==> flow/design.v <==
module RA1SH (
   Q,
   CLK,
   CEN,
   WEN,
   A,
   D,
   OEN
);
   parameter BITS = 16;
   parameter word_depth = 16;
   parameter addr_width = 4;
   output [BITS-1:0] Q;
   input CLK;
   input CEN;
   input WEN;
   input [addr_width-1:0] A;
   input [BITS-1:0] D;
   input OEN;
   reg [BITS-1:0] mem [0:word_depth-1];
   reg [BITS-1:0] Qi;
   always @(posedge CLK) begin
      if (!CEN) begin
         if (!WEN) begin
            mem[A] <= D;
            Qi <= D;
         end else begin
            Qi <= mem[A];
         end
      end
   end
   assign Q = OEN ? {BITS{1'b0}} : Qi;
endmodule
module CPU(
				clk,
			  rst_n,
		   IO_stall,
         awid_m_inf,
       awaddr_m_inf,
       awsize_m_inf,
      awburst_m_inf,
        awlen_m_inf,
      awvalid_m_inf,
      awready_m_inf,
        wdata_m_inf,
        wlast_m_inf,
       wvalid_m_inf,
       wready_m_inf,
          bid_m_inf,
        bresp_m_inf,
       bvalid_m_inf,
       bready_m_inf,
         arid_m_inf,
       araddr_m_inf,
        arlen_m_inf,
       arsize_m_inf,
      arburst_m_inf,
      arvalid_m_inf,
      arready_m_inf, 
          rid_m_inf,
        rdata_m_inf,
        rresp_m_inf,
        rlast_m_inf,
       rvalid_m_inf,
       rready_m_inf 
);
input  wire clk, rst_n;
output reg  IO_stall;
parameter ID_WIDTH = 4 , ADDR_WIDTH = 32, DATA_WIDTH = 16, DRAM_NUMBER=2, WRIT_NUMBER=1;
output  wire [WRIT_NUMBER * ID_WIDTH-1:0]        awid_m_inf;
output  wire [WRIT_NUMBER * ADDR_WIDTH-1:0]    awaddr_m_inf;
output  wire [WRIT_NUMBER * 3 -1:0]            awsize_m_inf;
output  wire [WRIT_NUMBER * 2 -1:0]           awburst_m_inf;
output  wire [WRIT_NUMBER * 7 -1:0]             awlen_m_inf;
output  wire [WRIT_NUMBER-1:0]                awvalid_m_inf;
input   wire [WRIT_NUMBER-1:0]                awready_m_inf;
output  wire [WRIT_NUMBER * DATA_WIDTH-1:0]     wdata_m_inf;
output  wire [WRIT_NUMBER-1:0]                  wlast_m_inf;
output  wire [WRIT_NUMBER-1:0]                 wvalid_m_inf;
input   wire [WRIT_NUMBER-1:0]                 wready_m_inf;
input   wire [WRIT_NUMBER * ID_WIDTH-1:0]         bid_m_inf;
input   wire [WRIT_NUMBER * 2 -1:0]             bresp_m_inf;
input   wire [WRIT_NUMBER-1:0]             	   bvalid_m_inf;
output  wire [WRIT_NUMBER-1:0]                 bready_m_inf;
output  wire [DRAM_NUMBER * ID_WIDTH-1:0]       arid_m_inf;
output  wire [DRAM_NUMBER * ADDR_WIDTH-1:0]   araddr_m_inf;
output  wire [DRAM_NUMBER * 7 -1:0]            arlen_m_inf;
output  wire [DRAM_NUMBER * 3 -1:0]           arsize_m_inf;
output  wire [DRAM_NUMBER * 2 -1:0]          arburst_m_inf;
output  wire [DRAM_NUMBER-1:0]               arvalid_m_inf;
input   wire [DRAM_NUMBER-1:0]               arready_m_inf;
input   wire [DRAM_NUMBER * ID_WIDTH-1:0]         rid_m_inf;
input   wire [DRAM_NUMBER * DATA_WIDTH-1:0]     rdata_m_inf;
input   wire [DRAM_NUMBER * 2 -1:0]             rresp_m_inf;
input   wire [DRAM_NUMBER-1:0]                  rlast_m_inf;
input   wire [DRAM_NUMBER-1:0]                 rvalid_m_inf;
output  wire [DRAM_NUMBER-1:0]                 rready_m_inf;
reg  [3:0]current_state ;
reg  [3:0]next_state ;
reg signed [15:0] core_r0 , core_r1 , core_r2 , core_r3 ;
reg signed [15:0] core_r4 , core_r5 , core_r6 , core_r7 ;
reg signed [15:0] core_r8 , core_r9 , core_r10, core_r11;
reg signed [15:0] core_r12, core_r13, core_r14, core_r15;
wire  MEM_cen, MEM_oen;
reg   MEM_wen;
wire  [3:0]MEM_adr;
reg   [15:0]MEM_in ;
wire  [15:0] MEM_out;
wire  [2:0]opcode;
wire  [3:0]rs,rt,rd;
wire  func;
wire  signed[4:0]imm;
wire  [15:0]address;
wire  [15:0]inst;
reg   [15:0]inst_reg1, inst_reg2;
reg   signed [15:0]rs_data,rt_data,rd_data;
reg   in_valid_inst ;
wire  out_valid_inst ;
reg   signed [12:0] pc ;
reg   [4:0]inst_mode ; 
wire  signed [15:0]data_addr;
wire  out_finish_data;
reg   in_valid_data_write ;
reg   in_valid_data_read;
wire  out_valid_data ;
wire  signed[15:0]load_data ;
parameter EMPTY         = 5'd0 ;
parameter ADD           = 5'd1 ;
parameter SUB           = 5'd2 ;
parameter SLT           = 5'd3 ;
parameter MUL           = 5'd4 ;
parameter LOAD          = 5'd5 ;
parameter STORE         = 5'd6 ;
parameter BRANCH        = 5'd7 ;
parameter JUMP          = 5'd8 ;
parameter IDLE              = 4'd0  ;
parameter INST_FETCH_1      = 4'd1  ;
parameter INST_FETCH_2      = 4'd2  ;
parameter SRAM_STORE        = 4'd3  ;
parameter SRAM_TAKE         = 4'd4  ;
parameter INST_DECODE       = 4'd5  ;
parameter EXECUTE           = 4'd6  ;
parameter DATA_LOAD         = 4'd7  ;
parameter DATA_STORE        = 4'd8  ;
parameter WAIT_OUT_FINISH   = 4'd9  ;
parameter WAIT_OUT_VALID_DATA = 4'd10 ;
parameter WRITE_BACK        = 4'd11 ;
parameter CHECK_REG         = 4'd12 ;
assign opcode = inst_reg2[15:13] ;
assign rs     = inst_reg2[12: 9] ;
assign rt     = inst_reg2[ 8: 5] ;
assign rd     = inst_reg2[ 4: 1] ;
assign func   = inst_reg2[0] ;
assign imm    = inst_reg2[ 4: 0] ;
assign address = { 3'b000 , inst_reg2[12:0] } ;
assign data_addr = {4'b0001, ((rs_data + imm) * 2 )} ;  
always@(posedge clk or negedge rst_n)begin
  if(!rst_n)  current_state <= IDLE ;
  else        current_state <= next_state ;
end
always@(*)begin
    case(current_state)
        IDLE : begin
            next_state = INST_FETCH_1 ;
        end
        INST_FETCH_1 : begin
            next_state = INST_FETCH_2 ;
        end
        INST_FETCH_2 : begin
            if(out_valid_inst)  next_state = SRAM_STORE  ;
            else                next_state = INST_FETCH_2 ;
        end
        SRAM_STORE : begin
            next_state = SRAM_TAKE;
        end
        SRAM_TAKE : begin
            next_state = INST_DECODE;
        end
        INST_DECODE : begin
            next_state = EXECUTE ;
        end
        EXECUTE : begin
            if(opcode[2:1] == 2'b00)      next_state = WRITE_BACK  ;  
            else if(opcode == 3'b011)     next_state = DATA_LOAD   ;  
            else if(opcode == 3'b010)     next_state = DATA_STORE  ;  
            else                          next_state = CHECK_REG   ;  
        end
        WRITE_BACK : begin
            next_state = CHECK_REG ;
        end
        DATA_LOAD : begin
            next_state = WAIT_OUT_VALID_DATA;
        end
        DATA_STORE : begin
            next_state = WAIT_OUT_FINISH;
        end
        WAIT_OUT_VALID_DATA :begin
            if(out_valid_data)      next_state = CHECK_REG ;
            else                    next_state = WAIT_OUT_VALID_DATA ;
        end
        WAIT_OUT_FINISH : begin
            if(out_finish_data)  next_state = CHECK_REG;
            else                 next_state = WAIT_OUT_FINISH ;
        end
        CHECK_REG : begin
            next_state = IDLE ;
        end
        default: next_state = current_state ;
    endcase
end
always@(posedge clk or negedge rst_n)begin
    if(!rst_n)    pc <= 13'b0;
    else begin
        if(current_state == CHECK_REG) begin
            if(opcode == 3'b101 &&  (rs_data== rt_data) )    pc  <= pc + 2 + (imm << 1)  ;   
            else if(opcode == 3'b100 )                       pc  <= address;
            else pc <= pc + 2 ;
        end
    end 
end
always@(*)begin
    case(current_state)
        INST_FETCH_1 : in_valid_inst = 1 ;
        default :      in_valid_inst = 0;
    endcase
end
always@(*)begin
    case(current_state)
        DATA_LOAD : in_valid_data_read = 1 ;
        default :      in_valid_data_read = 0;
    endcase
end
always@(*)begin
    case(current_state)
        SRAM_STORE : MEM_wen = 0 ;
        default :    MEM_wen = 1 ;
    endcase
end
always@(*)begin
    case(current_state)
        SRAM_STORE : MEM_in = inst_reg1;
        default :    MEM_in = 0;
    endcase
end
always@(posedge clk or negedge rst_n)begin
    if(!rst_n)      inst_reg1 <= 0;
    else if(out_valid_inst)  inst_reg1 <= inst;
 end
 always@(posedge clk or negedge rst_n)begin
    if(!rst_n)      inst_reg2 <= 0;
    else if(current_state == SRAM_TAKE) inst_reg2 <= MEM_out;
 end
always@(*)begin
    case(opcode)
        3'b000 : begin
            if(func)    inst_mode = ADD ;
            else        inst_mode = SUB ;
        end 
        3'b001 : begin
            if(func)    inst_mode = SLT ;
            else        inst_mode = MUL ;
        end
        3'b011 :        inst_mode = LOAD    ;
        3'b010 :        inst_mode = STORE   ;
        3'b101 :        inst_mode = BRANCH  ;      
        3'b100 :        inst_mode = JUMP    ;
        default : inst_mode = EMPTY ;
    endcase
end
always @(posedge clk or negedge rst_n) begin
    if (!rst_n)     rs_data <= 0 ;
    else begin
        if (current_state == INST_DECODE) begin
            case(rs)
                0:      rs_data <= core_r0  ;
                1:      rs_data <= core_r1  ;
                2:      rs_data <= core_r2  ;
                3:      rs_data <= core_r3  ;
                4:      rs_data <= core_r4  ;
                5:      rs_data <= core_r5  ;
                6:      rs_data <= core_r6  ;
                7:      rs_data <= core_r7  ;
                8:      rs_data <= core_r8  ;
                9:      rs_data <= core_r9  ;
                10:     rs_data <= core_r10 ; 
                11:     rs_data <= core_r11 ; 
                12:     rs_data <= core_r12 ; 
                13:     rs_data <= core_r13 ; 
                14:     rs_data <= core_r14 ; 
                15:     rs_data <= core_r15 ; 
            endcase
        end         
    end
end
always @(posedge clk or negedge rst_n) begin
    if (!rst_n)     rt_data <= 0 ;
    else begin
        if (current_state == INST_DECODE) begin
            case(rt)
                0:      rt_data <= core_r0  ;
                1:      rt_data <= core_r1  ;
                2:      rt_data <= core_r2  ;
                3:      rt_data <= core_r3  ;
                4:      rt_data <= core_r4  ;
                5:      rt_data <= core_r5  ;
                6:      rt_data <= core_r6  ;
                7:      rt_data <= core_r7  ;
                8:      rt_data <= core_r8  ;
                9:      rt_data <= core_r9  ;
                10:     rt_data <= core_r10 ; 
                11:     rt_data <= core_r11 ; 
                12:     rt_data <= core_r12 ; 
                13:     rt_data <= core_r13 ; 
                14:     rt_data <= core_r14 ; 
                15:     rt_data <= core_r15 ; 
            endcase
        end         
    end
end
always@(posedge clk or negedge rst_n)begin
    if(!rst_n)      rd_data <= 0 ;
    else begin
        if(current_state == EXECUTE) begin
            case(inst_mode)
                ADD : rd_data <= rs_data + rt_data ;
                SUB : rd_data <= rs_data - rt_data ;
                SLT : begin
                    if(rt_data > rs_data)   rd_data <= 1'b1 ;
                    else                    rd_data <= 1'b0;
                end 
                MUL : rd_data <= rs_data * rt_data ;
                default : rd_data <= 0 ;
            endcase
        end
    end
end
always@(*)begin
    case(current_state)
        DATA_STORE :          in_valid_data_write = 1'b1;
        default :             in_valid_data_write = 1'b0;
    endcase
end
always@(posedge clk or negedge rst_n)begin
    if(!rst_n)begin
        IO_stall <= 1;
    end
    else begin
        case(current_state)
            CHECK_REG : IO_stall <= 0;
            default: IO_stall <= 1 ;
        endcase
    end
end
always@(posedge clk or negedge rst_n)begin
    if(!rst_n)begin
        core_r0  <= 0;
    end
    else begin
        if(current_state == WRITE_BACK && rd == 0) core_r0 <= rd_data ;
        else if (out_valid_data==1     && rt == 0) core_r0 <= load_data ;
    end
end
always@(posedge clk or negedge rst_n)begin
    if(!rst_n)begin
        core_r1  <= 0;
    end
    else begin
        if(current_state == WRITE_BACK && rd == 1) core_r1 <= rd_data ;
        else if (out_valid_data==1     && rt == 1) core_r1 <= load_data ;
    end
end
always@(posedge clk or negedge rst_n)begin
    if(!rst_n)begin
        core_r2  <= 0;
    end
    else begin
        if(current_state == WRITE_BACK && rd == 2) core_r2 <= rd_data ;
        else if (out_valid_data==1     && rt == 2) core_r2 <= load_data ;
    end
end
always@(posedge clk or negedge rst_n)begin
    if(!rst_n)begin
        core_r3  <= 0;
    end
    else begin
        if(current_state == WRITE_BACK && rd == 3) core_r3 <= rd_data ;
        else if (out_valid_data==1     && rt == 3) core_r3 <= load_data ;
    end
end
always@(posedge clk or negedge rst_n)begin
    if(!rst_n)begin
        core_r4  <= 0;
    end
    else begin
        if(current_state == WRITE_BACK && rd == 4) core_r4 <= rd_data ;
        else if (out_valid_data==1     && rt == 4) core_r4 <= load_data ;
    end
end
always@(posedge clk or negedge rst_n)begin
    if(!rst_n)begin
        core_r5  <= 0;
    end
    else begin
        if(current_state == WRITE_BACK && rd == 5) core_r5 <= rd_data ;
        else if (out_valid_data==1     && rt == 5) core_r5 <= load_data ;
    end
end
always@(posedge clk or negedge rst_n)begin
    if(!rst_n)begin
        core_r6  <= 0;
    end
    else begin
        if(current_state == WRITE_BACK && rd == 6) core_r6 <= rd_data ;
        else if (out_valid_data==1     && rt == 6) core_r6 <= load_data ;
    end
end
always@(posedge clk or negedge rst_n)begin
    if(!rst_n)begin
        core_r7  <= 0;
    end
    else begin
        if(current_state == WRITE_BACK && rd == 7) core_r7 <= rd_data ;
        else if (out_valid_data==1     && rt == 7) core_r7 <= load_data ;
    end
end
always@(posedge clk or negedge rst_n)begin
    if(!rst_n)begin
        core_r8  <= 0;
    end
    else begin
        if(current_state == WRITE_BACK && rd == 8) core_r8 <= rd_data ;
        else if (out_valid_data==1     && rt == 8) core_r8 <= load_data ;
    end
end
always@(posedge clk or negedge rst_n)begin
    if(!rst_n)begin
        core_r9  <= 0;
    end
    else begin
        if(current_state == WRITE_BACK && rd == 9) core_r9 <= rd_data ;
        else if (out_valid_data==1     && rt == 9) core_r9 <= load_data ;
    end
end
always@(posedge clk or negedge rst_n)begin
    if(!rst_n)begin
        core_r10  <= 0;
    end
    else begin
        if(current_state == WRITE_BACK && rd == 10) core_r10 <= rd_data ;
        else if (out_valid_data==1     && rt == 10) core_r10 <= load_data ;
    end
end
always@(posedge clk or negedge rst_n)begin
    if(!rst_n)begin
        core_r11  <= 0;
    end
    else begin
        if(current_state == WRITE_BACK && rd == 11) core_r11 <= rd_data ;
        else if (out_valid_data==1     && rt == 11) core_r11 <= load_data ;
    end
end
always@(posedge clk or negedge rst_n)begin
    if(!rst_n)begin
        core_r12  <= 0;
    end
    else begin
        if(current_state == WRITE_BACK && rd == 12) core_r12 <= rd_data ;
        else if (out_valid_data==1     && rt == 12) core_r12 <= load_data ;
    end
end
always@(posedge clk or negedge rst_n)begin
    if(!rst_n)begin
        core_r13  <= 0;
    end
    else begin
        if(current_state == WRITE_BACK && rd == 13) core_r13 <= rd_data ;
        else if (out_valid_data==1     && rt == 13) core_r13 <= load_data ;
    end
end
always@(posedge clk or negedge rst_n)begin
    if(!rst_n)begin
        core_r14  <= 0;
    end
    else begin
        if(current_state == WRITE_BACK && rd == 14) core_r14 <= rd_data ;
        else if (out_valid_data==1     && rt == 14) core_r14 <= load_data ;
    end
end
always@(posedge clk or negedge rst_n)begin
    if(!rst_n)begin
        core_r15  <= 0;
    end
    else begin
        if(current_state == WRITE_BACK && rd == 15) core_r15 <= rd_data ;
        else if (out_valid_data==1     && rt == 15) core_r15 <= load_data ;
    end
end
assign MEM_cen = 0 ;
assign MEM_oen = 0 ;
assign MEM_adr = 0 ;
RA1SH X_0 (.Q(MEM_out) , .CLK(clk), .CEN(MEM_cen), .WEN(MEM_wen) , .A(MEM_adr) , .D(MEM_in), .OEN(MEM_oen));
read_DRAM_instruction Read_Inst(
                .clk(clk),
              .rst_n(rst_n),
           .in_valid(in_valid_inst),
            .in_addr(pc),
          .out_valid(out_valid_inst),
           .out_inst(inst),
         .arid_m_inf(arid_m_inf[DRAM_NUMBER * ID_WIDTH-1:ID_WIDTH]),
       .araddr_m_inf(araddr_m_inf[DRAM_NUMBER * ADDR_WIDTH-1:ADDR_WIDTH]),
        .arlen_m_inf(arlen_m_inf[DRAM_NUMBER * 7 -1:7]),
       .arsize_m_inf(arsize_m_inf[DRAM_NUMBER * 3 -1:3]),
      .arburst_m_inf(arburst_m_inf[DRAM_NUMBER * 2 -1:2]),
      .arvalid_m_inf(arvalid_m_inf[1]),
      .arready_m_inf(arready_m_inf[1]), 
          .rid_m_inf(rid_m_inf[DRAM_NUMBER * ID_WIDTH-1:ID_WIDTH]),
        .rdata_m_inf(rdata_m_inf[DRAM_NUMBER * DATA_WIDTH-1:DATA_WIDTH]),
        .rresp_m_inf(rresp_m_inf[DRAM_NUMBER * 2 -1:2]),
        .rlast_m_inf(rlast_m_inf[1]),
       .rvalid_m_inf(rvalid_m_inf[1]),
       .rready_m_inf(rready_m_inf[1]) 
);
read_DRAM_data read_DRAM_data(
                .clk(clk),
              .rst_n(rst_n),
           .in_valid(in_valid_data_read),
            .in_addr(data_addr[11:0]),
          .out_valid(out_valid_data),
           .out_data(load_data),
         .arid_m_inf(arid_m_inf[ID_WIDTH-1:0]),
       .araddr_m_inf(araddr_m_inf[ADDR_WIDTH-1:0]),
        .arlen_m_inf(arlen_m_inf[7 -1:0]),
       .arsize_m_inf(arsize_m_inf[3 -1:0]),
      .arburst_m_inf(arburst_m_inf[2 -1:0]),
      .arvalid_m_inf(arvalid_m_inf[0]),
      .arready_m_inf(arready_m_inf[0]), 
          .rid_m_inf(rid_m_inf[ID_WIDTH-1:0]),
        .rdata_m_inf(rdata_m_inf[DATA_WIDTH-1:0]),
        .rresp_m_inf(rresp_m_inf[2 -1:0]),
        .rlast_m_inf(rlast_m_inf[0]),
       .rvalid_m_inf(rvalid_m_inf[0]),
       .rready_m_inf(rready_m_inf[0]) 
);
write_DRAM_data WRITE_DATA(
                .clk(clk),
              .rst_n(rst_n),
           .in_valid(in_valid_data_write),
            .in_addr(data_addr[11:0]),
            .in_data(rt_data),
         .out_finish(out_finish_data),
         .awid_m_inf(awid_m_inf),
       .awaddr_m_inf(awaddr_m_inf),
       .awsize_m_inf(awsize_m_inf),
      .awburst_m_inf(awburst_m_inf),
        .awlen_m_inf(awlen_m_inf),
      .awvalid_m_inf(awvalid_m_inf),
      .awready_m_inf(awready_m_inf),
        .wdata_m_inf(wdata_m_inf),
        .wlast_m_inf(wlast_m_inf),
       .wvalid_m_inf(wvalid_m_inf),
       .wready_m_inf(wready_m_inf),
          .bid_m_inf(bid_m_inf),
        .bresp_m_inf(bresp_m_inf),
       .bvalid_m_inf(bvalid_m_inf),
       .bready_m_inf(bready_m_inf)
);
endmodule
module read_DRAM_instruction(
                clk,
              rst_n,
           in_valid,
            in_addr,
          out_valid,
           out_inst,
         arid_m_inf,
       araddr_m_inf,
        arlen_m_inf,
       arsize_m_inf,
      arburst_m_inf,
      arvalid_m_inf,
      arready_m_inf, 
          rid_m_inf,
        rdata_m_inf,
        rresp_m_inf,
        rlast_m_inf,
       rvalid_m_inf,
       rready_m_inf 
);
parameter ID_WIDTH = 4 , ADDR_WIDTH = 32, DATA_WIDTH = 16, DRAM_NUMBER=2, WRIT_NUMBER=1;
input  wire clk, rst_n;
input  in_valid;
input  [12:0] in_addr;  
output reg out_valid;
output reg [15:0] out_inst;
output  wire [ID_WIDTH-1:0]       arid_m_inf;
output  wire [ADDR_WIDTH-1:0]   araddr_m_inf;
output  wire [7 -1:0]            arlen_m_inf;
output  wire [3 -1:0]           arsize_m_inf;
output  wire [2 -1:0]          arburst_m_inf;
output  reg                    arvalid_m_inf;
input   wire                   arready_m_inf;
input   wire [ID_WIDTH-1:0]         rid_m_inf;
input   wire [DATA_WIDTH-1:0]     rdata_m_inf;
input   wire [2 -1:0]             rresp_m_inf;
input   wire                      rlast_m_inf;
input   wire                     rvalid_m_inf;
output  reg                      rready_m_inf;
reg     [1:0]current_state,next_state;
reg     [15:0]out_reg;
assign arid_m_inf = 0 ;
assign arlen_m_inf = 7'b0 ;
assign arsize_m_inf = 3'b001 ;
assign arburst_m_inf = 2'b01 ;
assign araddr_m_inf = {16'd0, 4'b0001, in_addr[11:0] };
parameter   IDLE = 2'd0;
parameter   SEND = 2'd1;
parameter   WAIT = 2'd2;
parameter   OUT  = 2'd3;
always@(posedge clk or negedge rst_n)begin
  if(!rst_n)  current_state <= 0;
  else current_state <= next_state;
end
always@(*)begin
    case(current_state)
        IDLE : begin
            if(in_valid)    next_state = SEND ;
            else            next_state = IDLE ;
        end
        SEND : begin
            if(arready_m_inf) next_state = WAIT ;
            else              next_state = SEND ;
        end
        WAIT : begin
            if(rlast_m_inf)  next_state = OUT ;
            else             next_state = WAIT;
        end
        OUT: begin
            next_state = IDLE;
        end
        default : next_state = current_state;
    endcase
end
always@(*)begin
    case(current_state)
        SEND : arvalid_m_inf = 1 ;
        default : arvalid_m_inf = 0;
    endcase
end
always@(*)begin
    case(current_state)
        WAIT : rready_m_inf = 1;
        default : rready_m_inf = 0;
    endcase
end
always@(*)begin
    case(current_state)
        OUT :     out_valid = 1;
        default : out_valid = 0;
    endcase
end
always@(posedge clk or negedge rst_n)begin
  if(!rst_n)            out_reg <= 0;
  else if(rlast_m_inf)  out_reg <= rdata_m_inf;
end
always@(*)begin
    case(current_state)
        OUT :     out_inst = out_reg ;  
        default : out_inst = 0 ; 
    endcase
end
endmodule
module read_DRAM_data(
                clk,
              rst_n,
           in_valid,
            in_addr,
            in_data,
          out_valid,
           out_data,
         arid_m_inf,
       araddr_m_inf,
        arlen_m_inf,
       arsize_m_inf,
      arburst_m_inf,
      arvalid_m_inf,
      arready_m_inf, 
          rid_m_inf,
        rdata_m_inf,
        rresp_m_inf,
        rlast_m_inf,
       rvalid_m_inf,
       rready_m_inf 
);
parameter ID_WIDTH = 4 , ADDR_WIDTH = 32, DATA_WIDTH = 16, DRAM_NUMBER=2, WRIT_NUMBER=1;
input  wire clk, rst_n;
input  in_valid;
input  [11:0] in_addr;
input  [15:0] in_data;
output reg out_valid;
output reg [15:0] out_data;
output  wire [ID_WIDTH-1:0]       arid_m_inf;
output  wire [ADDR_WIDTH-1:0]   araddr_m_inf;
output  wire [7 -1:0]            arlen_m_inf;
output  wire [3 -1:0]           arsize_m_inf;
output  wire [2 -1:0]          arburst_m_inf;
output  reg                    arvalid_m_inf;
input   wire                   arready_m_inf;
input   wire [ID_WIDTH-1:0]         rid_m_inf;
input   wire [DATA_WIDTH-1:0]     rdata_m_inf;
input   wire [2 -1:0]             rresp_m_inf;
input   wire                      rlast_m_inf;
input   wire                     rvalid_m_inf;
output  reg                      rready_m_inf;
parameter IDLE  = 2'd0 ;
parameter SEND  = 2'd1 ;
parameter WAIT  = 2'd2 ;
parameter OUT   = 2'd3 ;
reg      [1:0] current_state, next_state;
reg      [15:0]out_reg;
assign   arid_m_inf = 0 ;
assign   arlen_m_inf = 7'b0 ;
assign   arsize_m_inf = 3'b001 ;
assign   arburst_m_inf = 2'b01 ;
assign   araddr_m_inf = { 16'd0 , 4'b001 , in_addr } ;
always @(posedge clk or negedge rst_n) begin
    if (!rst_n)     current_state <= IDLE ;
    else            current_state <= next_state ;
end
always @(*)begin
    case(current_state)
        IDLE : begin
            if(in_valid)    next_state = SEND ;
            else            next_state = IDLE ;
        end
        SEND : begin
            if(arready_m_inf) next_state = WAIT ;
            else              next_state = SEND ; 
        end
        WAIT : begin
            if(rlast_m_inf)  next_state = OUT ;
            else             next_state = WAIT;
        end
        OUT : begin
            next_state = IDLE;
        end
        default : next_state = current_state ;
    endcase
end
always@(*)begin
    case(current_state)
        SEND : arvalid_m_inf = 1 ;
        default : arvalid_m_inf = 0;
    endcase
end
always@(*)begin
    case(current_state)
        WAIT :    rready_m_inf = 1;
        default : rready_m_inf = 0;
    endcase
end
always@(*)begin
    case(current_state)
        OUT :     out_valid = 1;
        default : out_valid = 0;
    endcase
end
always@(posedge clk or negedge rst_n)begin
  if(!rst_n)            out_reg <= 0;
  else if(rlast_m_inf)  out_reg <= rdata_m_inf;
end
always@(*)begin
    case(current_state)
        OUT :     out_data = out_reg ;  
        default : out_data = 0 ; 
    endcase
end
endmodule
module write_DRAM_data(
                clk,
              rst_n,
           in_valid,
            in_addr,
            in_data,
         out_finish,
         awid_m_inf,
       awaddr_m_inf,
       awsize_m_inf,
      awburst_m_inf,
        awlen_m_inf,
      awvalid_m_inf,
      awready_m_inf,
        wdata_m_inf,
        wlast_m_inf,
       wvalid_m_inf,
       wready_m_inf,
          bid_m_inf,
        bresp_m_inf,
       bvalid_m_inf,
       bready_m_inf
);
parameter ID_WIDTH = 4 , ADDR_WIDTH = 32, DATA_WIDTH = 16, DRAM_NUMBER=2, WRIT_NUMBER=1;
input  wire clk, rst_n;
input  in_valid;
input  [11:0] in_addr;  
input  [15:0] in_data;
output reg out_finish;
output  wire [ID_WIDTH-1:0]        awid_m_inf;
output  wire [ADDR_WIDTH-1:0]    awaddr_m_inf;
output  wire [3 -1:0]            awsize_m_inf;
output  wire [2 -1:0]           awburst_m_inf;
output  wire [7 -1:0]             awlen_m_inf;
output  reg                     awvalid_m_inf;
input   wire                    awready_m_inf;
output  reg  [DATA_WIDTH-1:0]     wdata_m_inf;
output  reg                       wlast_m_inf;
output  reg                      wvalid_m_inf;
input   wire                     wready_m_inf;
input   wire [ID_WIDTH-1:0]         bid_m_inf;
input   wire [2 -1:0]             bresp_m_inf;
input   wire                     bvalid_m_inf;
output  wire                     bready_m_inf;
parameter IDLE = 3'd0 ;
parameter SEND = 3'd1 ;
parameter WAIT = 3'd2 ;
parameter OUT  = 3'd3 ;
parameter RESPONSE = 3'd4;
reg  [2:0] current_state, next_state;
always @(posedge clk or negedge rst_n) begin
    if (!rst_n)     current_state <= IDLE ;
    else            current_state <= next_state ;
end
always @(*) begin
    case(current_state)
        IDLE : begin
            if(in_valid)        next_state = SEND ;
            else                next_state = IDLE ;
        end
        SEND : begin
            if(awready_m_inf)   next_state = WAIT ;
            else                next_state = SEND ;
        end
        WAIT : begin
            if(wready_m_inf)    next_state = OUT ;
            else                next_state = WAIT;
        end
        OUT : begin
            next_state = RESPONSE ;
        end
        RESPONSE : begin
            if(bvalid_m_inf) next_state = IDLE ;
            else             next_state = RESPONSE ;
        end
        default : next_state = current_state ;
    endcase
end
assign awid_m_inf = 0 ;
assign awlen_m_inf = 7'd0 ;
assign awsize_m_inf = 3'b001 ;
assign awburst_m_inf = 2'b01 ;
assign awaddr_m_inf = { 16'd0 , 4'b0001, in_addr } ;
assign bready_m_inf = (current_state == RESPONSE) ? 1 : 0 ;
always @(*) begin
    case(current_state)
        SEND :    awvalid_m_inf = 1 ;
        default : awvalid_m_inf = 0 ;
    endcase
end
always@(*)begin
    case(current_state)
        WAIT :    wvalid_m_inf = 1;
        default : wvalid_m_inf = 0;
    endcase
end
always@(*)begin
    case(current_state)
        WAIT :    wdata_m_inf = in_data ;
        default : wdata_m_inf = 0 ;
    endcase
end
always@(*)begin
    case(current_state)
        WAIT :    wlast_m_inf = 1;
        default : wlast_m_inf = 0;
    endcase
end
always@(*)begin
    case(current_state)
        OUT :     out_finish = 1;
        default : out_finish = 0;
    endcase
end
endmodule
* From RTL to reports: CPU
Tool output for the design above, in the order of the flow. Lines are those of the file above, counted from 1. Operators: Yosys type, input widths -> output width; for muxes data width and select width s. Cell names lack the library's common part. Not given: -
Design: top module CPU, clock port clk, library sky130hd, timing corner tt_025C_1v80

* After elaboration
Counts by Yosys on the flattened word-level netlist (proc, flatten, opt, wreduce; memories kept). Register bits leave out memories and registers merged into their read ports (data or address). Print and check cells are left out. Cells with the same type and inputs are merged into one. Yosys's memory passes give these memory sizes; they may raise the number of words (mostly to a power of two), join words into wider ones and drop unused or constant bits.
Storage and ports: register bits after elaboration 393, RAM bits 256, clocked read ports x word width 16, memories 1, input bits 61, output and inout bits 169, cells after elaboration 255
Cells by class: add/sub/neg operators 5, multiply operators 1, magnitude comparators 1, equality and inequality tests 77, muxes and demuxes 81, reduce/logical cells 60
Memories:
- X_0.mem | depth 16, width 16, read ports 1, write ports 1, RTL line 20 | reg [BITS-1:0] mem [0:word_depth-1];
Operator list (count):
- $mux 16 | 36
- $pmux 16 s16 | 2
- $mul 16x16->16 | 1
- $eq 4x4->1 const B | 29
- $eq 4x3->1 const B | 16
- $pmux 16 s4 | 1
- $pmux 4 s13 | 1
- $logic_and 1x1->1 | 33
- $reduce_bool 2->1 | 16
- $eq 4x2->1 const B | 8
- $mux 13 | 2
- $pmux 4 s6 | 1
- $mux 1 | 23
- $add 16x16->16 | 1
- $sub 16x16->16 | 1
- $gt 16x16->1 | 1
- $eq 16x16->1 | 1
- $eq 4x1->1 const B | 4
- $logic_not 4->1 | 4
- $pmux 2 s4 | 2
- $pmux 3 s5 | 1
- $mux 3 | 5
- $add 13x3->13 const B | 1
- $add 13x6->13 | 1
- $reduce_bool 13->1 | 1
- $eq 3x2->1 const B | 4
- $mux 4 | 3
- $add 11x5->11 | 1
Other operator kinds: 11; their cells: 25.

* Longest topological paths
Depth = most cells in a row (Yosys ltp): at word level without a register or memory, in the mapped netlist without a sequential cell, where the memories' decode and read muxes count.
Logic depth: word-level depth 5, ABC_AREA 0, mapped depth 24

* Synthesis result
Yosys stat after the flow's synthesis: flattened, memories mapped to cells. It holds for the ABC_AREA given above (unset counts as 0); a run with the other value may have another netlist. The area totals of this step are shown rounded.
Cell types (count):
- dfrtp_1 | 402
- mux2i_1 | 268
- fa_1 | 82
- ha_1 | 115
- a22oi_1 | 175
- a21oi_1 | 245
- nor2_1 | 302
- buf_4 | 134
- nand2_1 | 225
- o21ai_0 | 161
- inv_1 | 198
- mux2_2 | 63
- clkbuf_1 | 161
- edfxtp_1 | 16
- xnor2_1 | 53
- o221ai_1 | 32
- nand4_1 | 43
- a22o_1 | 28
Not listed: further types 66, cells in them 395.
Mapped netlist: standard cells after synthesis 3098, synthesis area 28760 µm², flip-flops 423, buffer cells 353
The figures by module come from a second, unflattened synthesis with its own total; it is not the netlist above.
Unflattened totals: cell total of the unflattened synthesis 3662, area (unflattened synthesis) 39420 µm²
Each row is one instance without its submodules.
Modules:
- CPU | times used 1, cells 2837, area 25620 µm², seq. area 9086 µm²
- RA1SH | times used 1, cells 512, area 10600 µm², seq. area 8168 µm²
- read_DRAM_data | times used 1, cells 114, area 1259 µm², seq. area 501.7 µm²
- read_DRAM_instruction | times used 1, cells 114, area 1259 µm², seq. area 501.7 µm²
- write_DRAM_data | times used 1, cells 85, area 684.4 µm², seq. area 126.4 µm²

* Timing after synthesis
Source: OpenSTA report_checks on the synthesized netlist (no wires, ideal clock, input and output delay 20% of the period each), path of least setup slack; recovery checks are left aside. Register names are those of the netlist, which keeps one name where synthesis merged equal registers.
Timing path after synthesis: path type reg-to-reg, start point register rt_data[4], end point register rd_data[13], clock period 6.0 ns, time at the first pin 0.000 ns, arrival time 5.156 ns, slack 0.712 ns, path delay 5.288 ns, stages 21, period reached after synthesis 5.288 ns
"path delay" is the arrival time less input delay plus setup time. "stages" counts driving pins, that of a launching flip-flop among them; a cell with two outputs on the path counts twice. "period reached after synthesis" is the clock period less the worst setup slack; recovery checks do not enter. This is arithmetic on one report: input and output delays are still those of the set period (20% each). Between the ends stands the longest chain of elaborated cells between them, by number of cells; it is not shown to be the way that was timed. Of several equally long chains one is given. Each line given opens the expression or statement behind the cell; cells for indexed reads and writes are added by Yosys, which also makes memories of some case tables. At most two assigning lines are given for a register; there are more.
On the way, after synthesis: cell sequence dfrtp_1 inv_1 clkbuf_1 nor2_1 fa_1 inv_1 fa_1 fa_1 fa_1 inv_1 fa_1 inv_1 fa_1 inv_1 ha_1 nand3_1 a21oi_1 or4_1 nand3_1 and3b_1 o21ai_1, cells in the longest elaborated chain 2
RTL lines, path after synthesis:
- start: declaration | RTL line 116 | reg   signed [15:0]rs_data,rt_data,rd_data;
- start: assignment | RTL line 300 | 0:      rt_data <= core_r0  ;
- start: assignment | RTL line 301 | 1:      rt_data <= core_r1  ;
- $mul 16x16->16 | RTL line 331 | MUL : rd_data <= rs_data * rt_data ;
- $pmux 16 s4 | RTL line 324 | case(inst_mode)
- end: assignment | RTL line 325 | ADD : rd_data <= rs_data + rt_data ;
- end: assignment | RTL line 326 | SUB : rd_data <= rs_data - rt_data ;
- end: declaration | RTL line 116

* Path in the finished layout
Path of least setup slack in the final report of job 1 (OpenROAD, finished layout, wires in). Where an end is a register, its clock arrival counts in the times.
Timing path after layout: path type reg-to-reg, start point register rs_data[7], end point register rd_data[12], clock period 3.8 ns, time at the first pin 0.58 ns, arrival time 5.63 ns, slack -1.36 ns, stages 20
Between the ends stands the longest chain of elaborated cells between them, by number of cells; it is not shown to be the way that was timed. Of several equally long chains one is given. At most two assigning lines are given for a register; there are more.
On the way, after layout: cell sequence dfrtp_2 inv_2 nor2_2 fa_1 inv_2 fa_1 fa_1 fa_1 inv_2 fa_1 inv_1 fa_1 inv_2 ha_4 and3_4 a21oi_4 nand3b_1 xnor2_2 o22ai_1 a22o_1, cells in the longest elaborated chain 2
RTL lines, path after layout:
- start: declaration | RTL line 116 | reg   signed [15:0]rs_data,rt_data,rd_data;
- start: assignment | RTL line 275 | 0:      rs_data <= core_r0  ;
- start: assignment | RTL line 276 | 1:      rs_data <= core_r1  ;
- $mul 16x16->16 | RTL line 331 | MUL : rd_data <= rs_data * rt_data ;
- $pmux 16 s4 | RTL line 324 | case(inst_mode)
- end: assignment | RTL line 325 | ADD : rd_data <= rs_data + rt_data ;
- end: assignment | RTL line 326 | SUB : rd_data <= rs_data - rt_data ;
- end: declaration | RTL line 116

Appendix: measured runs

CPU through Yosys and OpenROAD on sky130hd: 3 stored runs, unordered, with their settings and measured results. The constraints put input and output delay at 20% of the set period each and load the outputs with 0.01 pF.
"clock period achieved" = clock period - worst setup slack. The figure is calculated, with input and output delays left at 20% of the set period.
"time on the worst setup path" is the time allowed to the run's worst setup path (the clock period less input and output delay, where it has them) less its slack. Clock arrival times count: a late capture clock shortens it, a late launch clock lengthens it.
"power" is the tool's figure for a default switching activity; nothing was simulated.
Values from the reports are rounded here.

* Job 1 | settings: CAP_MARGIN 35; CORE_UTILIZATION 43; CTS_CLUSTER_SIZE 11; GPL_ROUTABILITY_DRIVEN 0; HOLD_SLACK_MARGIN 0.03; SETUP_SLACK_MARGIN -0.12; TNS_END_PERCENT 75; period_ns 3.8; CORE_MARGIN 2; SLEW_MARGIN 20 | results: power 0.009849 W; time on the worst setup path 5.16 ns; class of the worst setup path reg-to-reg; die size 68970 µm²; standard-cell area after layout 33210 µm²; setup slack of the worst path -1.357 ns; utilization after layout 0.503; netlist area reported by Yosys 28760 µm²; total negative setup slack -11.38 ns; clock period achieved 5.157 ns
* Job 2 | settings: period_ns 5.88; CAP_MARGIN 20; CORE_MARGIN 2; CORE_UTILIZATION 40; SLEW_MARGIN 20 | results: power 0.00629 W; time on the worst setup path 5.67 ns; class of the worst setup path reg-to-reg; die size 74060 µm²; standard-cell area after layout 31800 µm²; setup slack of the worst path 0.207 ns; utilization after layout 0.446; netlist area reported by Yosys 28760 µm²; total negative setup slack 0.000 ns; clock period achieved 5.673 ns
* Job 3 | settings: CAP_MARGIN 30; CORE_UTILIZATION 43; CTS_CLUSTER_DIAMETER 166; CTS_CLUSTER_SIZE 11; GPL_ROUTABILITY_DRIVEN 0; HOLD_SLACK_MARGIN 0.03; SETUP_SLACK_MARGIN -0.12; TNS_END_PERCENT 75; period_ns 3.8; CORE_MARGIN 2; SLEW_MARGIN 20 | results: power 0.009252 W; time on the worst setup path 5.11 ns; class of the worst setup path reg-to-reg; die size 68970 µm²; standard-cell area after layout 33100 µm²; setup slack of the worst path -1.305 ns; utilization after layout 0.502; netlist area reported by Yosys 28760 µm²; total negative setup slack -14.65 ns; clock period achieved 5.105 ns
